==> flow/design.v <==
module pit_counter(
    input             clk,
    input             rst_n,
    input             clock,
    input             gate,
    output reg        out,
    input       [7:0] data_in,
    input             set_control_mode,
    input             latch_count,
    input             latch_status,
    input             write,
    input             read,
    output      [7:0] data_out
);
reg [2:0] mode;
always @(posedge clk) begin
    if(rst_n == 1'b0)         mode <= 3'd2;
    else if(set_control_mode) mode <= data_in[3:1];
end
reg bcd;
always @(posedge clk) begin
    if(rst_n == 1'b0)         bcd <= 1'd0;
    else if(set_control_mode) bcd <= data_in[0];
end
reg [1:0] rw_mode;
always @(posedge clk) begin
    if(rst_n == 1'b0)         rw_mode <= 2'd1;
    else if(set_control_mode) rw_mode <= data_in[5:4];
end
reg [7:0] counter_l;
always @(posedge clk) begin
    if(rst_n == 1'b0)                               counter_l <= 8'd0;
    else if(set_control_mode)                       counter_l <= 8'd0;
    else if(write && rw_mode == 2'd3 && ~msb_write) counter_l <= data_in;
    else if(write && rw_mode == 2'd1)               counter_l <= data_in;
end
reg [7:0] counter_m;
always @(posedge clk) begin
    if(rst_n == 1'b0)                               counter_m <= 8'd0;
    else if(set_control_mode)                       counter_m <= 8'd0;
    else if(write && rw_mode == 2'd3 && msb_write)  counter_m <= data_in;
    else if(write && rw_mode == 2'd2)               counter_m <= data_in;
end
reg [7:0] output_l;
always @(posedge clk) begin
    if(rst_n == 1'b0)                       output_l <= 8'd0;
    else if(latch_count && ~output_latched) output_l <= counter[7:0];
    else if(~output_latched)                output_l <= counter[7:0];
end
reg [7:0] output_m;
always @(posedge clk) begin
    if(rst_n == 1'b0)                       output_m <= 8'd0;
    else if(latch_count && ~output_latched) output_m <= counter[15:8];
    else if(~output_latched)                output_m <= counter[15:8];
end
reg output_latched;
always @(posedge clk) begin
    if(rst_n == 1'b0)                               output_latched <= 1'b0;
    else if(set_control_mode)                       output_latched <= 1'b0;
    else if(latch_count)                            output_latched <= 1'b1;
    else if(read && (rw_mode != 2'd3 || msb_read))  output_latched <= 1'b0;
end
reg null_counter;
always @(posedge clk) begin
    if(rst_n == 1'b0)                                null_counter <= 1'b0;
    else if(set_control_mode)                        null_counter <= 1'b1;
    else if(write && (rw_mode != 2'd3 || msb_write)) null_counter <= 1'b1;
    else if(load)                                    null_counter <= 1'b0;
end
reg msb_write;
always @(posedge clk) begin
    if(rst_n == 1'b0)                       msb_write <= 1'b0;
    else if(set_control_mode)               msb_write <= 1'b0;
    else if(write_pulse && rw_mode == 2'd3) msb_write <= ~msb_write;
end
reg msb_read;
always @(posedge clk) begin
    if(rst_n == 1'b0)                      msb_read <= 1'b0;
    else if(set_control_mode)              msb_read <= 1'b0;
    else if(read_pulse && rw_mode == 2'd3) msb_read <= ~msb_read;
end
reg [7:0] status;
always @(posedge clk) begin
    if(rst_n == 1'b0)                        status <= 8'd0;
    else if(latch_status && ~status_latched) status <= { out, null_counter, rw_mode, mode, bcd };
end
reg status_latched;
always @(posedge clk) begin
    if(rst_n == 1'b0)           status_latched <= 1'b0;
    else if(set_control_mode)   status_latched <= 1'b0;
    else if(latch_status)       status_latched <= 1'b1;
    else if(read)               status_latched <= 1'b0;
end
assign data_out =
    (status_latched)               ? status   :
    (rw_mode == 2'd3 && ~msb_read) ? output_l :
    (rw_mode == 2'd3 &&  msb_read) ? output_m :
    (rw_mode == 2'd1)              ? output_l :
                                     output_m;
reg two_byte_write;
always @(posedge clk) begin
    if(rst_n == 1'b0)                 two_byte_write <= 1'b0;
    else if(write && rw_mode == 2'd3) two_byte_write <= 1'b1;
    else if(set_control_mode || load) two_byte_write <= 1'b0;
end
reg set_control_mode_last;
always @(posedge clk) set_control_mode_last <= set_control_mode;
reg set_control_mode_pulse;
always @(posedge clk) set_control_mode_pulse <= set_control_mode_last & ~set_control_mode;
reg write_last;
always @(posedge clk) write_last <= write;
reg write_pulse;
always @(posedge clk) write_pulse <= write_last & ~write;
reg read_last;
always @(posedge clk) read_last <= read;
reg read_pulse;
always @(posedge clk) read_pulse <= read_last & ~read;
reg clock_last;
always @(posedge clk) clock_last <= clock;
reg clock_pulse;
always @(posedge clk) clock_pulse <= clock_last & ~clock;
reg gate_last;
always @(posedge clk) gate_last <= gate;
reg gate_sampled;
always @(posedge clk) begin
    if(rst_n == 1'b0)             gate_sampled <= 1'b0;
    else if(~clock_last && clock) gate_sampled <= gate;
end
reg trigger;
always @(posedge clk) begin
    if(rst_n == 1'b0)             trigger <= 1'b0;
    else if(~gate_last && gate)   trigger <= 1'b1;
    else if(~clock_last && clock) trigger <= 1'b0;
end
reg trigger_sampled;
always @(posedge clk) begin
    if(rst_n == 1'b0)            trigger_sampled <= 1'b0;
    else if(~clock_last & clock) trigger_sampled <= trigger;
end
always @(posedge clk) begin
    if(rst_n == 1'b0)                                                 out <= 1'b1;
    else if(set_control_mode_pulse && mode      == 3'd0)              out <= 1'b0;
    else if(set_control_mode_pulse && mode      == 3'd1)              out <= 1'b1;
    else if(set_control_mode_pulse && mode[1:0] == 2'd2)              out <= 1'b1;
    else if(set_control_mode_pulse && mode[1:0] == 2'd3)              out <= 1'b1;
    else if(set_control_mode_pulse && mode      == 3'd4)              out <= 1'b1;
    else if(set_control_mode_pulse && mode      == 3'd5)              out <= 1'b1;
    else if(mode      == 3'd0 && (load || two_byte_write))            out <= 1'b0;
    else if(mode      == 3'd0 && counter == 16'd1 && enable)          out <= 1'b1;
    else if(mode      == 3'd1 && load)                                out <= 1'b0;
    else if(mode      == 3'd1 && counter == 16'd1 && enable)          out <= 1'b1;
    else if(mode[1:0] == 2'd2 && ~gate)                               out <= 1'b1;
    else if(mode[1:0] == 2'd2 && load)                                out <= 1'b1;
    else if(mode[1:0] == 2'd2 && counter == 16'd2 && enable)          out <= 1'b0;
    else if(mode[1:0] == 2'd3 && ~gate)                               out <= 1'b1;
    else if(mode[1:0] == 2'd3 && load && loaded && ~trigger_sampled)  out <= ~out;
    else if(mode      == 3'd4 && counter == 16'd1 && enable)          out <= 1'b0;
    else if(mode      == 3'd4 && counter == 16'd0 && enable)          out <= 1'b1;
    else if(mode      == 3'd5 && counter == 16'd1 && enable)          out <= 1'b0;
    else if(mode      == 3'd5 && counter == 16'd0 && enable)          out <= 1'b1;
end
reg written;
always @(posedge clk) begin
    if(rst_n == 1'b0)                                    written <= 1'b0;
    else if(set_control_mode)                            written <= 1'b0;
    else if(write_pulse && rw_mode != 2'd3)              written <= 1'b1;
    else if(write_pulse && rw_mode == 2'd3 && msb_write) written <= 1'b1;
    else if(load)                                        written <= 1'b0;
end
reg control_set;
always @(posedge clk) begin
    if(rst_n == 1'b0)         control_set <= 1'b0;
    else if(set_control_mode) control_set <= 1'b1;
    else if(load)             control_set <= 1'b0;
end
reg loaded;
always @(posedge clk) begin
    if(rst_n == 1'b0)         loaded <= 1'b0;
    else if(set_control_mode) loaded <= 1'b0;
    else if(load)             loaded <= 1'b1;
end
wire load = 
    (mode      == 3'd0 &&   written) ||                  
    clock_pulse && (
    (mode      == 3'd1 &&   trigger_sampled) ||
    (mode[1:0] == 2'd2 && ((written && control_set) || trigger_sampled || (loaded && gate_sampled && counter == 16'd1))) ||
    (mode[1:0] == 2'd3 && ((written && control_set) || trigger_sampled || (loaded && gate_sampled && counter == ((counter_l[0] & out) ? 16'd0 : 16'd2)))) ||
    (mode      == 3'd4 &&   written) ||
    (mode      == 3'd5 && ((written && control_set) || loaded) && trigger_sampled)
);
wire enable = ~load && loaded && clock_pulse && (
    (mode      == 3'd0 && gate_sampled && ~two_byte_write) ||
    (mode      == 3'd1) ||
    (mode[1:0] == 2'd2 && gate_sampled) ||
    (mode[1:0] == 2'd3 && gate_sampled) ||
    (mode      == 3'd4 && gate_sampled) ||
    (mode      == 3'd5)
);
wire [15:0] counter_minus_1 =
    (bcd && !counter[15:0]) ? 16'h9999 :
    (bcd && !counter[11:0]) ? { counter[15:12] - 1'd1, 12'h999 } :
    (bcd && !counter[7:0])  ? { counter[15:8]  - 1'd1,   8'h99 } :
    (bcd && !counter[3:0])  ? { counter[15:4]  - 1'd1,    4'h9 } :
                                counter - 1'd1;
reg [15:0] counter;
always @(posedge clk) begin
    if(rst_n == 1'b0) counter <= 16'd0;
    else if(load)     counter <= {counter_m, counter_l[7:1], counter_l[0] & (mode[1:0] != 2'd3)};
    else if(enable)   counter <= counter_minus_1 - (mode[1:0] == 2'd3);
end
endmodule
module pit(
	input               clk,
	input               rst_n,
	output              irq,
	input       [2:0]   io_address,
	input               io_read,
	output reg  [7:0]   io_readdata,
	input               io_write,
	input       [7:0]   io_writedata,
	output              speaker_out,
	input      [27:0]   clock_rate
);
reg [27:0] clk_rate;
always @(posedge clk) clk_rate <= clock_rate;
reg ce_system_counter;
reg [27:0] sum;
always @(posedge clk) begin : system_counter
	reg [27:0] sum_next;
	sum_next = sum + 28'd2386362;  
	ce_system_counter <= 1'b0;
	if(rst_n == 1'b0) sum <= 28'd0;
	else if(sum_next >= clk_rate) begin
		sum <= sum_next - clk_rate;
		ce_system_counter <= 1'b1;
	end
	else sum <= sum_next;
end
reg system_clock;
always @(posedge clk) begin
    if(rst_n == 1'b0)           system_clock <= 1'b0;
    else if(ce_system_counter)  system_clock <= ~system_clock;
end
always @(posedge clk) if(io_read) io_readdata <=
    (io_read && io_address == 0) ? counter_0_readdata :
    (io_read && io_address == 1) ? counter_1_readdata :
    (io_read && io_address == 2) ? counter_2_readdata :
    (io_read && io_address[2])   ? { 2'b0, spk_out, counter_1_toggle, 2'b0, speaker_enable, speaker_gate } :
                                     8'd0;  
reg [5:0] counter_1_cnt;
always @(posedge clk) begin
    if(rst_n == 1'b0)                                       counter_1_cnt <= 6'd0;
    else if(ce_system_counter && counter_1_cnt == 6'd35)    counter_1_cnt <= 6'd0;
    else if(ce_system_counter)                              counter_1_cnt <= counter_1_cnt + 6'd1;
end
reg counter_1_toggle;
always @(posedge clk) begin
    if(rst_n == 1'b0)                                       counter_1_toggle <= 1'b0;
    else if(ce_system_counter && counter_1_cnt == 6'd35)    counter_1_toggle <= ~(counter_1_toggle);
end
reg speaker_gate;
always @(posedge clk) begin
    if(rst_n == 1'b0)                  speaker_gate <= 1'b0;
    else if(io_write && io_address[2]) speaker_gate <= io_writedata[0];
end
reg speaker_enable;
always @(posedge clk) begin
    if(rst_n == 1'b0)                  speaker_enable <= 1'b0;
    else if(io_write && io_address[2]) speaker_enable <= io_writedata[1];
end
assign speaker_out = spk_out & speaker_enable;
wire [7:0] counter_0_readdata;
wire [7:0] counter_1_readdata;
wire [7:0] counter_2_readdata;
pit_counter pit_counter_0(
    .clk                (clk),
    .rst_n              (rst_n),
    .clock              (system_clock),      
    .gate               (1'b1),              
    .out                (irq),               
    .data_in            (io_writedata),                                                                                                                                       
    .set_control_mode   (io_write && io_address == 3 && io_writedata[7:6] == 2'b00 && io_writedata[5:4] != 2'b00),                                                            
    .latch_count        (io_write && io_address == 3 && ((io_writedata[7:6] == 2'b00 && io_writedata[5:4] == 2'b00) || (io_writedata[7:5] == 3'b110 && io_writedata[1]))),    
    .latch_status       (io_write && io_address == 3 && io_writedata[7:6] == 2'b11 && io_writedata[4] == 1'b0 && io_writedata[1]),                                            
    .write              (io_write && io_address == 0),                                                                                                                        
    .read               (io_read  && io_address == 0),                                                                                                                        
    .data_out           (counter_0_readdata)     
);
pit_counter pit_counter_1(
    .clk                (clk),
    .rst_n              (rst_n),
    .clock              (system_clock),      
    .gate               (1'b1),              
    /*verilator lint_off PINNOCONNECT*/
    .out                (),                  
    /*verilator lint_on PINNOCONNECT*/
    .data_in            (io_writedata),                                                                                                                                       
    .set_control_mode   (io_write && io_address == 3 && io_writedata[7:6] == 2'b01 && io_writedata[5:4] != 2'b00),                                                            
    .latch_count        (io_write && io_address == 3 && ((io_writedata[7:6] == 2'b01 && io_writedata[5:4] == 2'b00) || (io_writedata[7:5] == 3'b110 && io_writedata[2]))),    
    .latch_status       (io_write && io_address == 3 && io_writedata[7:6] == 2'b11 && io_writedata[4] == 1'b0 && io_writedata[2]),                                            
    .write              (io_write && io_address == 1),                                                                                                                        
    .read               (io_read  && io_address == 1),                                                                                                                        
    .data_out           (counter_1_readdata)     
);
wire spk_out;
pit_counter pit_counter_2(
    .clk                (clk),
    .rst_n              (rst_n),
    .clock              (system_clock),      
    .gate               (speaker_gate),      
    .out                (spk_out),           
    .data_in            (io_writedata),                                                                                                                                       
    .set_control_mode   (io_write && io_address == 3 && io_writedata[7:6] == 2'b10 && io_writedata[5:4] != 2'b00),                                                            
    .latch_count        (io_write && io_address == 3 && ((io_writedata[7:6] == 2'b10 && io_writedata[5:4] == 2'b00) || (io_writedata[7:5] == 3'b110 && io_writedata[3]))),    
    .latch_status       (io_write && io_address == 3 && io_writedata[7:6] == 2'b11 && io_writedata[4] == 1'b0 && io_writedata[3]),                                            
    .write              (io_write && io_address == 2),                                                                                                                        
    .read               (io_read  && io_address == 2),                                                                                                                        
    .data_out           (counter_2_readdata)     
);
endmodule
# Tool chain data of pit

What the tools print for pit, step after step.
Lines are those of the file above, counted from 1.
A cell with -- has no value.

Design top: pit
Clock input: clk
Library: sky130hd
Corner: tt_025C_1v80

# Word level

Source: Yosys, flattened and elaborated, memories not mapped. Widths are those after wreduce. Registers that Yosys merges into a memory's read port (data or address) are not register bits. Print and check cells do not count.

Add/sub/neg operators: 18
Magnitude comparators: 1
Eq/ne operators: 53
Multiplexer cells: 154
Bitwise operators: 57
Reduce/logical cells: 340

Operator list:

| kind                                                | number |
| 2-to-1 mux 8 bit                                    | 39 |
| 2-to-1 mux 16 bit                                   | 18 |
| logical AND 1 bit                                   | 229 |
| 2-to-1 mux 1 bit                                    | 92 |
| logical OR 1 bit                                    | 57 |
| subtractor 16 x 1 -> 16 bit                         | 3 |
| subtractor 16 x 1 -> 16 bit (second input constant) | 3 |
| == test 16 x 1 -> 1 bit (second input constant)     | 3 |
| == test 16 bit                                      | 3 |
| == test 16 x 2 -> 1 bit (second input constant)     | 3 |
| zero test 16 bit                                    | 3 |
| nonzero test 2 bit                                  | 23 |
| NOT 1 bit                                           | 39 |
| subtractor 12 x 1 -> 12 bit (second input constant) | 3 |
| zero test 12 bit                                    | 3 |
| nonzero test 17 bit                                 | 2 |
| == test 2 bit (second input constant)               | 17 |
| adder 28 x 22 -> 28 bit (second input constant)     | 1 |
| subtractor 28 bit                                   | 1 |
| >= comparator 28 bit                                | 1 |
| 2-to-1 mux 28 bit                                   | 1 |
| subtractor 8 x 1 -> 8 bit (second input constant)   | 3 |
| zero test 8 bit                                     | 3 |
| == test 3 bit (second input constant)               | 7 |
| nonzero test 19 bit                                 | 1 |
| AND 1 bit                                           | 18 |
| != test 2 bit (second input constant)               | 9 |
| nonzero test 3 bit                                  | 6 |

Other operator kinds: 12; their cells: 32.

Bits in registers: 318
Output and inout port bits: 10
Elaborated cells: 716

# Longest topological paths

Longest topological path by Yosys (ltp), each cell counted once; first at word level (registers and memories cut), then after technology mapping (sequential cells cut; the memories' decode and read muxes count).

Depth in word-level cells: 35
ABC_AREA: 1
Gate-level depth with buffers: 29
Gate-level depth less buffers: 28

# Netlist

Source: synth_stat.txt of the flow (Yosys; design flattened, memories mapped). It holds for the ABC_AREA given above (unset counts as 0); a run with the other value may have another netlist.

Standard cells after synthesis: 2494
Synthesis area: 17515.5 sq um
Sequential part of the area: 6406.1 sq um
Flip-flops: 316

Cell types:

| cell                      | number |
| sky130_fd_sc_hd__dfxtp_1  | 308 |
| sky130_fd_sc_hd__nand2_1  | 505 |
| sky130_fd_sc_hd__a21oi_1  | 240 |
| sky130_fd_sc_hd__inv_1    | 300 |
| sky130_fd_sc_hd__o21ai_0  | 191 |
| sky130_fd_sc_hd__nor2_1   | 231 |
| sky130_fd_sc_hd__nand3_1  | 158 |
| sky130_fd_sc_hd__ha_1     | 58 |
| sky130_fd_sc_hd__xor2_1   | 60 |
| sky130_fd_sc_hd__o211ai_1 | 46 |
| sky130_fd_sc_hd__nand4_1  | 42 |
| sky130_fd_sc_hd__xnor2_1  | 28 |
| sky130_fd_sc_hd__edfxtp_1 | 8 |
| sky130_fd_sc_hd__nor2_4   | 16 |
| sky130_fd_sc_hd__clkbuf_1 | 46 |
| sky130_fd_sc_hd__a31oi_1  | 24 |
| sky130_fd_sc_hd__nor2_2   | 21 |
| sky130_fd_sc_hd__nand3_2  | 13 |

Not listed: further types 47, cells in them 199.

# Timing after synthesis

OpenSTA on the mapped netlist: ideal clock, no wires. The path of least setup slack (recovery checks aside). Input and output delay are each 20% of the period. Register names are those of the netlist, which keeps one name where synthesis merged equal registers.

Path kind: input -> register
Start point: input port io_address[2]
End point: register pit_counter_2.status[0]
Period: 10.0 ns
External input delay: 2.000 ns
Setup time: 0.128 ns
Arrival time: 3.423 ns
Setup slack: 6.450 ns
Delay of the path: 1.551 ns
Driving pins on the path: 10
Path buffers: 2
Synthesis period reached: 3.55 ns

"delay of the path" = arrival - input delay + setup time.
"driving pins on the path": output pins that drive a net of the path, with the launching flip-flop's if there is one; two outputs of one cell count as two.
"synthesis period reached" = period - worst setup slack (recovery checks aside). The figure is calculated, with input and output delays left at 20% of the set period.
Between the ends stands the longest chain of elaborated cells between them, by number of cells; it is not shown to be the way that was timed. Of several equally long chains one is given.
Each line given opens the expression or statement behind the cell; cells for indexed reads and writes are added by Yosys, which also makes memories of some case tables.

Cell sequence: sky130_fd_sc_hd__buf_2 sky130_fd_sc_hd__nor3_2 sky130_fd_sc_hd__inv_1 sky130_fd_sc_hd__nor4_1 sky130_fd_sc_hd__inv_1 sky130_fd_sc_hd__nor2_1 sky130_fd_sc_hd__nand2_1 sky130_fd_sc_hd__buf_2 sky130_fd_sc_hd__a21oi_1 sky130_fd_sc_hd__nor2_1
Length of the longest elaborated chain: 6
Elaborated cells between the ends (all ways): 6

RTL lines, path after synthesis:

| item                   | RTL line | text |
| start, declared        | 216      | `input [2:0] io_address,` |
| == test 3 x 2 -> 1 bit | 315      | `.latch_status       (io_write && io_address == 3 && io_writedata[7:6] == 2'b11 && io_writedata[4] == 1'b0 && i ...` |
| logical AND 1 bit x4   | 315      |  |
| logical AND 1 bit      | 85       | `else if(latch_status && ~status_latched) status <= { out, null_counter, rw_mode, mode, bcd };` |
| end, assigned          | 84       | `if(rst_n == 1'b0)                        status <= 8'd0;` |
| end, assigned          | 85       |  |
| end, declared          | 82       | `reg [7:0] status;` |

# Path in the finished layout

From the final timing report of run 1: the path of least setup slack in the routed layout; clock arrival at registers is part of the times.

Path kind: register -> register
Start point: register sum[1]
End point: register sum[23]
Period: 5.68 ns
Setup time: 0.07 ns
Arrival time: 5.32 ns
Setup slack: 0.86 ns
Driving pins on the path: 26
Path buffers: 0

Between the ends stands the longest chain of elaborated cells between them, by number of cells; it is not shown to be the way that was timed. Of several equally long chains one is given.
A register here has more assigning lines than the two given.

Cell sequence: sky130_fd_sc_hd__dfxtp_1 sky130_fd_sc_hd__nand2_1 sky130_fd_sc_hd__nand4_1 sky130_fd_sc_hd__nand2_1 sky130_fd_sc_hd__a31oi_1 sky130_fd_sc_hd__nand2_1 sky130_fd_sc_hd__a21oi_1 sky130_fd_sc_hd__nor2_1 sky130_fd_sc_hd__nand2_1 sky130_fd_sc_hd__nand3_1 sky130_fd_sc_hd__nand2_1 sky130_fd_sc_hd__xor2_1 sky130_fd_sc_hd__ha_1 sky130_fd_sc_hd__nand2_1 sky130_fd_sc_hd__nor2_1 sky130_fd_sc_hd__inv_1 sky130_fd_sc_hd__nor2_1 sky130_fd_sc_hd__nand3_1 sky130_fd_sc_hd__nand3_1 sky130_fd_sc_hd__a21oi_2 sky130_fd_sc_hd__inv_1 sky130_fd_sc_hd__nand2_1 sky130_fd_sc_hd__nand2_2 sky130_fd_sc_hd__inv_2 sky130_fd_sc_hd__nand2_1 sky130_fd_sc_hd__a21oi_1
Length of the longest elaborated chain: 3
Elaborated cells between the ends (all ways): 4
RTL lines with such cells: 3

RTL lines, path after layout:

| item                    | RTL line | text |
| start, declared         | 227      | `reg [27:0] sum;` |
| start, assigned         | 234      | `sum <= sum_next - clk_rate;` |
| start, assigned         | 237      | `else sum <= sum_next;` |
| adder 28 x 22 -> 28 bit | 230      | `sum_next = sum + 28'd2386362;` |
| subtractor 28 bit       | 234      |  |
| 2-to-1 mux 28 bit       | 233      | `else if(sum_next >= clk_rate) begin` |
| end, assigned           | 234      |  |
| end, assigned           | 237      |  |
| end, declared           | 227      |  |

Subject: pit on sky130hd, stored results

Hello all,

Below are 6 stored runs of the flow (Yosys, OpenROAD; platform sky130hd) on pit, each with its settings and what was measured, unordered. Constraints: input delay and output delay 20% of the set period each, output load 0.01 pF.
By "power consumption" is meant OpenSTA's value without simulated activity: inputs other than the clock are taken to toggle once in ten clock periods, and the tool carries that through the logic.
A setting shown as - is not set for that run.
Among the results, - means that no value is shown for the run.

| name                                     | run 1   | run 2   | run 3   | run 4 | run 5 | run 6   |
| ABC_AREA                                 | 1       | 1       | -       | -     | -     | 1       |
| CORE_ASPECT_RATIO                        | 0.51    | 1.78    | -       | -     | -     | 0.92    |
| CTS_CLUSTER_SIZE                         | 86      | 86      | 78      | -     | -     | 34      |
| HOLD_SLACK_MARGIN                        | 0.17    | 0.17    | 0.14    | -     | -     | 0.17    |
| MIN_ROUTING_LAYER                        | met1    | met1    | -       | met2  | met2  | met1    |
| TNS_END_PERCENT                          | 5       | 5       | -       | -     | 15    | 5       |
| period_ns                                | 5.68    | 9.58    | 5.08    | 5.72  | 6.51  | 9.58    |
| CAP_MARGIN                               | 20      | 10      | 20      | 20    | 35    | 10      |
| CORE_MARGIN                              | 2       | 2       | 8       | 2     | 2     | 2       |
| CORE_UTILIZATION                         | 40      | 40      | 46      | 58    | 58    | 34      |
| SLEW_MARGIN                              | 20      | 0       | 20      | 20    | 20    | 0       |
| CELL_PAD_IN_SITES_GLOBAL_PLACEMENT       | -       | -       | 1       | 3     | 3     | -       |
| GPL_TIMING_DRIVEN                        | -       | -       | 0       | -     | -     | -       |
| MAX_ROUTING_LAYER                        | -       | -       | met5    | met4  | met4  | -       |
| PLACE_DENSITY_LB_ADDON                   | -       | -       | 0.25    | -     | -     | 0.03    |
| SETUP_SLACK_MARGIN                       | -       | -       | -0.18   | -     | -     | -       |
| CELL_PAD_IN_SITES_DETAIL_PLACEMENT       | -       | -       | -       | 0     | 0     | -       |
| GPL_ROUTABILITY_DRIVEN                   | -       | -       | -       | 0     | 0     | -       |
| CTS_CLUSTER_DIAMETER                     | -       | -       | -       | -     | -     | 254     |
| area of the die (sq um)                  | 45574.7 | 45548.9 | 44402.9 | -     | -     | 53350.0 |
| worst setup slack after layout (ns)      | 0.862   | 4.980   | 0.289   | -     | -     | 5.070   |
| standard-cell area after routing (sq um) | 19553.8 | 19446.2 | 19777.7 | -     | -     | 19019.5 |
| power consumption (uW)                   | 6628    | 3802    | 7376    | -     | -     | 3291    |
| total negative slack (ns)                | 0.000   | 0.000   | 0.000   | -     | -     | 0.000   |
| netlist area reported by Yosys (sq um)   | 17515.5 | 17515.5 | 17441.7 | -     | -     | 17515.5 |
| final worst hold slack (ns)              | 0.402   | 0.403   | 0.432   | -     | -     | 0.407   |

Run 4: no final report: placement broke off with GPL-0301
Run 5: no final report: placement broke off with GPL-0301

Thanks
